==> flow/design.v <==
module half_adder(a, b, sum, carry);
	input a, b;
	output sum, carry;
	assign sum = a^b;
	assign carry = a&b;
endmodule
module add4b(a,b,sum);
	input [3:0] a,b;
	output [3:0] sum;
	wire [3:0] sum;
	assign sum = a + b;
endmodule
module add6b(a, b, sum);
	input [5:0] a,b;
	output [5:0] sum;
	wire [5:0] sum;
	assign sum = a + b;
endmodule
module add8b(a,b,sum);
	input [7:0] a,b;
	output [7:0] sum;
	wire [7:0] sum;
	assign sum = a + b;
endmodule
module add12b(a,b,sum);
	input [11:0] a,b;
	output [11:0] sum;
	wire [11:0] sum;
	assign sum = a + b;
endmodule
module add16b(a,b,sum);
	input [15:0] a,b;
	output [15:0] sum;
	wire [15:0] sum;
	assign sum = a + b;
endmodule
module add24b(a,b,sum);
	input [23:0] a,b;
	output [23:0] sum;
	wire [23:0] sum;
	assign sum = a + b;
endmodule
module add32b(a,b,sum);
	input [31:0] a,b;
	output [31:0] sum;
	wire [31:0] sum;
	assign sum = a + b;
endmodule
module add48b (
    input [47:0] a,
    input [47:0] b,
    output [47:0] sum
);
    assign sum = a + b;
endmodule
module vedic_multiplier_2x2(a, b, result_2x2);
	input[1:0] a, b;
	output[3:0] result_2x2;
	wire[3:0] temp;
	assign result_2x2[0] = a[0] & b[0];
	assign temp[0] = a[0] & b[1];
	assign temp[1] = a[1] & b[0];
	assign temp[2] = a[1] & b[1];
	half_adder h1(temp[0], temp[1], result_2x2[1], temp[3]);
	half_adder h2(temp[2], temp[3], result_2x2[2], result_2x2[3]);
endmodule
module vedic_multiplier_4x4(a, b, result_4x4);
	input[3:0] a, b;
	output[7:0] result_4x4;
	wire[3:0] q0, q1, q2, q3, w0, w1;
	wire[5:0] w2, w3, w4, w5, w6;
	vedic_multiplier_2x2 v2_0(a[1:0], b[1:0], q0[3:0]);
	vedic_multiplier_2x2 v2_1(a[1:0], b[3:2], q1[3:0]);
	vedic_multiplier_2x2 v2_2(a[3:2], b[1:0], q2[3:0]);
	vedic_multiplier_2x2 v2_3(a[3:2], b[3:2], q3[3:0]);
	assign w0[3:0] = {2'b0, q0[3:2]};
	add4b a4_0(w0[3:0], q1[3:0], w1[3:0]);
	assign w2 = {2'b0, q2[3:0]};
	assign w3 = {q3[3:0], 2'b0};
	add6b a6_0(w2, w3, w4);
	assign w5 = {2'b0, w1[3:0]};
	add6b a6_1(w4, w5, w6);
	assign result_4x4[7:2] = w6[5:0];
	assign result_4x4[1:0] = q0[1:0];
endmodule
module vedic_multiplier_8x8(a, b, result_8x8);
	input[7:0] a, b;
	output[15:0] result_8x8;
	wire[15:0] q0, q1, q2, q3;
	wire[7:0] w0, w1;
	wire[11:0] w2, w3, w4, w5, w6;
	vedic_multiplier_4x4 v4_0(a[3:0], b[3:0], q0[15:0]);
	vedic_multiplier_4x4 v4_1(a[3:0], b[7:4], q1[15:0]);
	vedic_multiplier_4x4 v4_2(a[7:4], b[3:0], q2[15:0]);
	vedic_multiplier_4x4 v4_3(a[7:4], b[7:4], q3[15:0]);
   assign w0[7:0] = {4'b0, q0[7:4]};
	add8b a8_0(w0, q1, w1);
	assign w2 = {4'b0, q2[7:0]};
	assign w3 = {q3[7:0], 4'b0};
	add12b a12_0(w2, w3, w4);
	assign w5 = {4'b0, w1[7:0]};
	add12b a12_1(w4, w5, w6);
	assign result_8x8[15:4] = w6[11:0];
	assign result_8x8[3:0] = q0[3:0];
endmodule
module vedic_multiplier_16x16(a, b, result_16x16);
	input[15:0] a, b;
	output[31:0] result_16x16;
	wire[15:0] q0, q1, q2, q3;
	wire[15:0] w0, w1;
	wire[23:0] w2, w3, w4, w5, w6;
	vedic_multiplier_8x8 v8_0(a[7:0], b[7:0], q0[15:0]);
	vedic_multiplier_8x8 v8_1(a[7:0], b[15:8], q1[15:0]);
	vedic_multiplier_8x8 v8_2(a[15:8], b[7:0], q2[15:0]);
	vedic_multiplier_8x8 v8_3(a[15:8], b[15:8], q3[15:0]);
   assign w0[15:0] = {8'b0, q0[15:8]};
	add16b a16_0(w0, q1, w1);
	assign w2 = {8'b0, q2[15:0]};
	assign w3 = {q3[15:0], 8'b0};
	add24b a24_0(w2, w3, w4);
	assign w5 = {8'b0, w1[15:0]};
	add24b a24_1(w4, w5, w6);
	assign result_16x16[31:8] = w6[23:0];
	assign result_16x16[7:0] = q0[7:0];
endmodule
module vedic_multiplier_32x32_pipelined(
    input clk,
    input [31:0] a, b,
    output reg [63:0] result_32x32
);
    wire [31:0] q0, q1, q2, q3;
    reg [31:0] q0_reg, q1_reg, q2_reg, q3_reg;
    reg [31:0] w1_reg;
    reg [47:0] w2, w3, w4_reg, w5_reg, w6_reg;
    reg [15:0] lo_d1, lo_d2, lo_d3;
    vedic_multiplier_16x16 v16_0(.a(a[15:0]), .b(b[15:0]), .result_16x16(q0));
    vedic_multiplier_16x16 v16_1(.a(a[15:0]), .b(b[31:16]), .result_16x16(q1));
    vedic_multiplier_16x16 v16_2(.a(a[31:16]), .b(b[15:0]), .result_16x16(q2));
    vedic_multiplier_16x16 v16_3(.a(a[31:16]), .b(b[31:16]), .result_16x16(q3));
    always @(posedge clk) begin
        q0_reg <= q0;
        q1_reg <= q1;
        q2_reg <= q2;
        q3_reg <= q3;
    end
    always @(posedge clk) begin
        w1_reg <= {16'b0, q0_reg[31:16]} + q1_reg;
    end
    always @(posedge clk) begin
        w2 <= {16'b0, q2_reg};
        w3 <= {q3_reg, 16'b0};
        w4_reg <= w2 + w3;
    end
    always @(posedge clk) begin
        w5_reg <= {16'b0, w1_reg};
        w6_reg <= w4_reg + w5_reg;
    end
    always @(posedge clk) begin
        lo_d1 <= q0_reg[15:0];
        lo_d2 <= lo_d1;
        lo_d3 <= lo_d2;
    end
	 always @(posedge clk) begin
	     result_32x32[63:16] <= w6_reg;
        result_32x32[15:0] <= lo_d3;
	 end 
endmodule
# --- From RTL to reports: vedic_multiplier_32x32_pipelined ---
# The steps from the RTL of vedic_multiplier_32x32_pipelined to its reports follow in flow order.
# Lines are those of the file above, counted from 1.
# Cell names lack the library's common part.
inputs:
  top_module: "vedic_multiplier_32x32_pipelined"
  clock: "clk"
  library: "sky130hd"
  lib_corner: "tt_025C_1v80"

# --- Elaborated design ---
# Source: Yosys, flattened and elaborated, memories not mapped. Widths are those after wreduce; folded enables and synchronous resets count as part of the registers. Registers that Yosys merges into a memory's read port (data or address) are not register bits. Print and check cells do not count. Equal cells are merged and count once.
word_totals:
  mem_count: 0
  reg_bits: 464
  ramBits: 0
  romBits: 0
  latchBits: 0
  clocked_rd_ports_x_width: 0
classes:
  mul: 0
  n_logic: 2048
  reduce_logical: 0
  eq_ne: 0
  n_div: 0
  n_mux: 0
  n_shift: 0
  add_sub_neg: 255
  compare: 0
ops:
  columns: ["operator", "n"]
  rows:
  - ["AND 1 bit", 1536]
  - ["XOR 1 bit", 512]
  - ["adder 4 x 6 -> 6 bit", 64]
  - ["adder 6 x 4 -> 6 bit", 64]
  - ["adder 2 x 4 -> 4 bit", 64]
  - ["adder 12 x 8 -> 12 bit", 16]
  - ["adder 8 x 12 -> 12 bit", 16]
  - ["adder 4 x 8 -> 8 bit", 16]
  - ["adder 16 x 24 -> 24 bit", 4]
  - ["adder 24 x 16 -> 24 bit", 4]
  - ["adder 8 x 16 -> 16 bit", 4]
  - ["adder 32 x 48 -> 48 bit", 1]
  - ["adder 48 x 32 -> 48 bit", 1]
  - ["adder 16 x 32 -> 32 bit", 1]

# --- Logic depth ---
# Depth = most cells in a row (Yosys ltp): at word level without a register or memory, in the mapped netlist without a sequential cell, where the memories' decode and read muxes count.
logic_depth:
  word_depth: 9
  abc_area: 0
  ltp_mapped: 47
  depth_no_buf: 46

# --- Netlist ---
# Source: synth_stat.txt of the flow (Yosys; design flattened, memories mapped). It holds for the ABC_AREA given above (unset counts as 0); a run with the other value may have another netlist.
# The area totals of this step are shown rounded.
types:
  columns: ["cell_type", "n", "area_total_um2"]
  rows:
  - ["ha_1", 1472, 1.84E+04]
  - ["dfxtp_1", 464, 9.29E+03]
  - ["fa_1", 395, 7.91E+03]
  - ["and2_1", 971, 6.07E+03]
  - ["xnor2_1", 561, 4.91E+03]
  - ["inv_1", 787, 2.95E+03]
  - ["a21o_1", 291, 2.18E+03]
  - ["a21oi_1", 346, 1.73E+03]
  - ["xor2_1", 196, 1.72E+03]
  - ["nand2_1", 247, 927.139]
  - ["clkbuf_1", 200, 750.72]
  - ["nor2_1", 176, 660.634]
  - ["o21ai_0", 103, 515.494]
  - ["o21a_1", 51, 382.867]
  - ["nor2b_1", 59, 369.104]
  - ["nand3_1", 59, 295.283]
  - ["o21bai_1", 37, 277.766]
  - ["nor3_1", 50, 250.24]
# Other cell types: 57; their cells: 336.
mapped:
  area_um2: 62200
  ffs: 464
  cell_count: 6801
# By module: a second synthesis without flattening, with its own total; a netlist apart from the flattened one above.
hier_totals:
  cells_unflattened: 9971
  hier_area_um2: 91400
# Rows give one instance, submodules left out.
modules:
  columns: ["mod", "instances", "mod_area_um2", "seq_area_um2", "cells"]
  rows:
  - ["add6b", 128, 186, 0.0, 19]
  - ["add12b", 32, 503, 0.0, 59]
  - ["vedic_multiplier_32x32_pipelined", 1, 13300, 9290, 1019]
  - ["add24b", 8, 1240, 0.0, 167]
  - ["add4b", 64, 100, 0.0, 9]
  - ["half_adder", 512, 12.5, 0.0, 1]
  - ["vedic_multiplier_2x2", 256, 25.0, 0.0, 4]
  - ["add8b", 16, 332, 0.0, 42]
  - ["add16b", 4, 853, 0.0, 107]
  - ["vedic_multiplier_4x4", 64, 3.8, 0.0, 1]
  - ["vedic_multiplier_8x8", 16, 3.8, 0.0, 1]
  - ["vedic_multiplier_16x16", 4, 3.8, 0.0, 1]

# --- Path before layout ---
# OpenSTA on the mapped netlist: ideal clock, no wires. The path of least setup slack (recovery checks aside). Input and output delay are each 20% of the period. Register names are those of the netlist, which keeps one name where synthesis merged equal registers.
synth_path:
  kind: "input port to flip-flop"
  startpoint: "input a[0]"
  endpoint: "register q1_reg[29]"
  setup_time_ps: 128
  t_first_pin_ps: 2300
  clock_period_ps: 11500
  slack_ps: 189
  path_stages: 43
  arrival_time_ps: 11183
  delay_ps: 9011
  period_less_setup_slack_ps: 11311
# "delay_ps" is the arrival time less input delay plus setup time.
# "path_stages" counts driving pins, that of a launching flip-flop among them; a cell with two outputs on the path counts twice.
# "period_less_setup_slack_ps" = period - worst setup slack (recovery checks aside). The figure is calculated, with input and output delays left at 20% of the set period.
# The rows between start and end are the longest chain of elaborated cells between them; the timing report does not say that the signal goes this way. Where chains are equally long, one stands for them.
# Each line given opens the expression or statement behind the cell; cells for indexed reads and writes are added by Yosys, which also makes memories of some case tables.
synth_via:
  path_cell_list: "clkbuf_1 > and2_1 > ha_1 > ha_1 > ha_1 > fa_1 > xnor2_1 > fa_1 > fa_1 > inv_1 > ha_1 > fa_1 > a21oi_1 > nor2_1 > nor2_1 > xor2_1 > fa_1 > ha_1 > (+7 left out) > ha_1 > nand3_1 > o211ai_1 > o41ai_1 > nand2b_1 > a21boi_0 > nand3_1 > xor2_1 > fa_1 > inv_1 > ha_1 > or2_2 > a21oi_1 > a311oi_1 > o21a_1 > o21ai_0 > nor3b_1 > xor2_1"
  elab_chain_cells: 9
  cells_between: 60
  cone_lines: 10
synth_rtl:
  columns: ["element", "line_no", "source"]
  rows:
  - ["start: declaration", 128, "input [31:0] a, b,"]
  - ["AND 1 bit", 61, "assign temp[0] = a[0] & b[1];"]
  - ["AND 1 bit", 5, "assign carry = a&b;"]
  - ["XOR 1 bit", 4, "assign sum = a^b;"]
  - ["adder 2 x 4 -> 4 bit", 11, "assign sum = a + b;"]
  - ["adder 6 x 4 -> 6 bit", 17, "assign sum = a + b;"]
  - ["adder 4 x 8 -> 8 bit", 23, "assign sum = a + b;"]
  - ["adder 12 x 8 -> 12 bit", 29, "assign sum = a + b;"]
  - ["adder 8 x 16 -> 16 bit", 35, "assign sum = a + b;"]
  - ["adder 24 x 16 -> 24 bit", 41, "assign sum = a + b;"]
  - ["end: assignment", 142, "q1_reg <= q1;"]
  - ["end: declaration", 132, "reg [31:0] q0_reg, q1_reg, q2_reg, q3_reg;"]

# --- Timing after layout ---
# Path of least setup slack in the final report of job 1 (OpenROAD, finished layout, wires in). Where an end is a register, its clock arrival counts in the times.
# The path's times are printed in steps of 10 ps; the period is the one set.
layout_path:
  kind: "input port to flip-flop"
  startpoint: "input a[1]"
  endpoint: "register q1_reg[29]"
  path_stages: 46
  clock_period_ps: 11500
  t_first_pin_ps: 2300
  arrival_time_ps: 11690
  slack_ps: 400
  setup_time_ps: 70
# The rows between start and end are the longest chain of elaborated cells between them; the timing report does not say that the signal goes this way. Where chains are equally long, one stands for them.
layout_via:
  path_cell_list: "clkdlybuf4s50_1 > buf_6 > and2_1 > ha_1 > ha_1 > ha_2 > fa_2 > xnor2_2 > fa_2 > inv_1 > ha_1 > a21o_1 > a21oi_2 > xnor2_1 > ha_1 > a21oi_2 > nor2_1 > nor2_2 > (+10 left out) > nand3_1 > o211ai_1 > o41ai_2 > nand2b_1 > a21boi_1 > buf_4 > xnor2_1 > fa_1 > inv_1 > ha_4 > o21a_1 > o21a_1 > o2111ai_2 > a311oi_2 > o21a_1 > o21ai_2 > nor3b_2 > xor2_1"
  elab_chain_cells: 9
  cells_between: 61
  cone_lines: 10
layout_rtl:
  columns: ["element", "line_no", "source"]
  rows:
  - ["start: declaration", 128, "input [31:0] a, b,"]
  - ["AND 1 bit", 62, "assign temp[1] = a[1] & b[0];"]
  - ["AND 1 bit", 5, "assign carry = a&b;"]
  - ["XOR 1 bit", 4, "assign sum = a^b;"]
  - ["adder 2 x 4 -> 4 bit", 11, "assign sum = a + b;"]
  - ["adder 6 x 4 -> 6 bit", 17, "assign sum = a + b;"]
  - ["adder 4 x 8 -> 8 bit", 23, "assign sum = a + b;"]
  - ["adder 12 x 8 -> 12 bit", 29, "assign sum = a + b;"]
  - ["adder 8 x 16 -> 16 bit", 35, "assign sum = a + b;"]
  - ["adder 24 x 16 -> 24 bit", 41, "assign sum = a + b;"]
  - ["end: assignment", 142, "q1_reg <= q1;"]
  - ["end: declaration", 132, "reg [31:0] q0_reg, q1_reg, q2_reg, q3_reg;"]

# Below are 6 stored runs of the flow (Yosys, OpenROAD; platform sky130hd) on vedic_multiplier_32x32_pipelined, each with its settings and what was measured, unordered. Constraints: input delay and output delay 20% of the set period each, output load 0.01 pF.
# "critical_path_time_ps" is the time allowed to the run's worst setup path (the clock period less input and output delay, where it has them) less its slack. Clock arrival times count: a late capture clock shortens it, a late launch clock lengthens it.
# "critical_path_time_ps" is given in steps of 10 ps.
# The measured numbers are rounded.
runs:
  - name: "job 1"
    settings:
      CORE_UTILIZATION: 40
      period_ns: 11.5
      CAP_MARGIN: 20
      CORE_MARGIN: 2
      SLEW_MARGIN: 20
    results:
      hold_ws_ps: 306
      cell_area_final_um2: 71100
      critical_path_time_ps: 8800
      worst_setup_path_type: "input port to flip-flop"
      yosys.chip_area_um2: 62200
      final_setup_ws_ps: 400
      tns_ps: 0
      total_die_area_um2: 159000
  - name: "job 2"
    settings:
      CAP_MARGIN: 30
      CELL_PAD_IN_SITES_GLOBAL_PLACEMENT: 1
      CORE_ASPECT_RATIO: 1.04
      CORE_UTILIZATION: 31
      GPL_ROUTABILITY_DRIVEN: 0
      GPL_TIMING_DRIVEN: 1
      SETUP_SLACK_MARGIN: 1.08
      SLEW_MARGIN: 0
      TNS_END_PERCENT: 65
      period_ns: 8.47
      CORE_MARGIN: 2
    results:
      yosys.chip_area_um2: 62200
      final_setup_ws_ps: -1490
      cell_area_final_um2: 79900
      critical_path_time_ps: 8260
      worst_setup_path_type: "input port to flip-flop"
      tns_ps: -70200
      total_die_area_um2: 204000
      hold_ws_ps: 314
  - name: "job 3"
    settings:
      ABC_AREA: 0
      CAP_MARGIN: 10
      CELL_PAD_IN_SITES_DETAIL_PLACEMENT: 1
      CORE_ASPECT_RATIO: 0.79
      CORE_MARGIN: 8
      CORE_UTILIZATION: 65
      GPL_ROUTABILITY_DRIVEN: 0
      GPL_TIMING_DRIVEN: 0
      HOLD_SLACK_MARGIN: -0.08
      MAX_ROUTING_LAYER: "met4"
      MIN_ROUTING_LAYER: "met2"
      TNS_END_PERCENT: 45
      period_ns: 8.14
      SLEW_MARGIN: 20
    outcome: "did not finish, clock tree synthesis stopped with DPL-0033"
  - name: "job 4"
    settings:
      ABC_AREA: 0
      CAP_MARGIN: 10
      CORE_ASPECT_RATIO: 0.79
      CORE_MARGIN: 6
      CORE_UTILIZATION: 65
      GPL_ROUTABILITY_DRIVEN: 0
      GPL_TIMING_DRIVEN: 0
      HOLD_SLACK_MARGIN: -0.08
      MAX_ROUTING_LAYER: "met4"
      TNS_END_PERCENT: 45
      period_ns: 8.14
      SLEW_MARGIN: 20
    results:
      hold_ws_ps: 296
      tns_ps: -103000
      critical_path_time_ps: 8640
      worst_setup_path_type: "input port to flip-flop"
      cell_area_final_um2: 71400
      total_die_area_um2: 103000
      yosys.chip_area_um2: 62200
      final_setup_ws_ps: -2130
  - name: "job 5"
    settings:
      ABC_AREA: 1
      CORE_UTILIZATION: 34
      GPL_TIMING_DRIVEN: 0
      period_ns: 11.5
      CAP_MARGIN: 20
      CORE_MARGIN: 2
      SLEW_MARGIN: 20
    results:
      final_setup_ws_ps: 498
      cell_area_final_um2: 73500
      yosys.chip_area_um2: 66900
      hold_ws_ps: 309
      critical_path_time_ps: 8700
      worst_setup_path_type: "input port to flip-flop"
      tns_ps: 0
      total_die_area_um2: 200000
  - name: "job 6"
    settings:
      CAP_MARGIN: 30
      CELL_PAD_IN_SITES_GLOBAL_PLACEMENT: 1
      CORE_UTILIZATION: 26
      GPL_ROUTABILITY_DRIVEN: 0
      GPL_TIMING_DRIVEN: 1
      PLACE_DENSITY_LB_ADDON: 0.25
      SETUP_SLACK_MARGIN: 1.08
      SLEW_MARGIN: 0
      TNS_END_PERCENT: 65
      period_ns: 8.47
      CORE_MARGIN: 2
    results:
      tns_ps: -64300
      yosys.chip_area_um2: 62200
      total_die_area_um2: 243000
      cell_area_final_um2: 81300
      critical_path_time_ps: 8210
      worst_setup_path_type: "input port to flip-flop"
      hold_ws_ps: 318
      final_setup_ws_ps: -1430
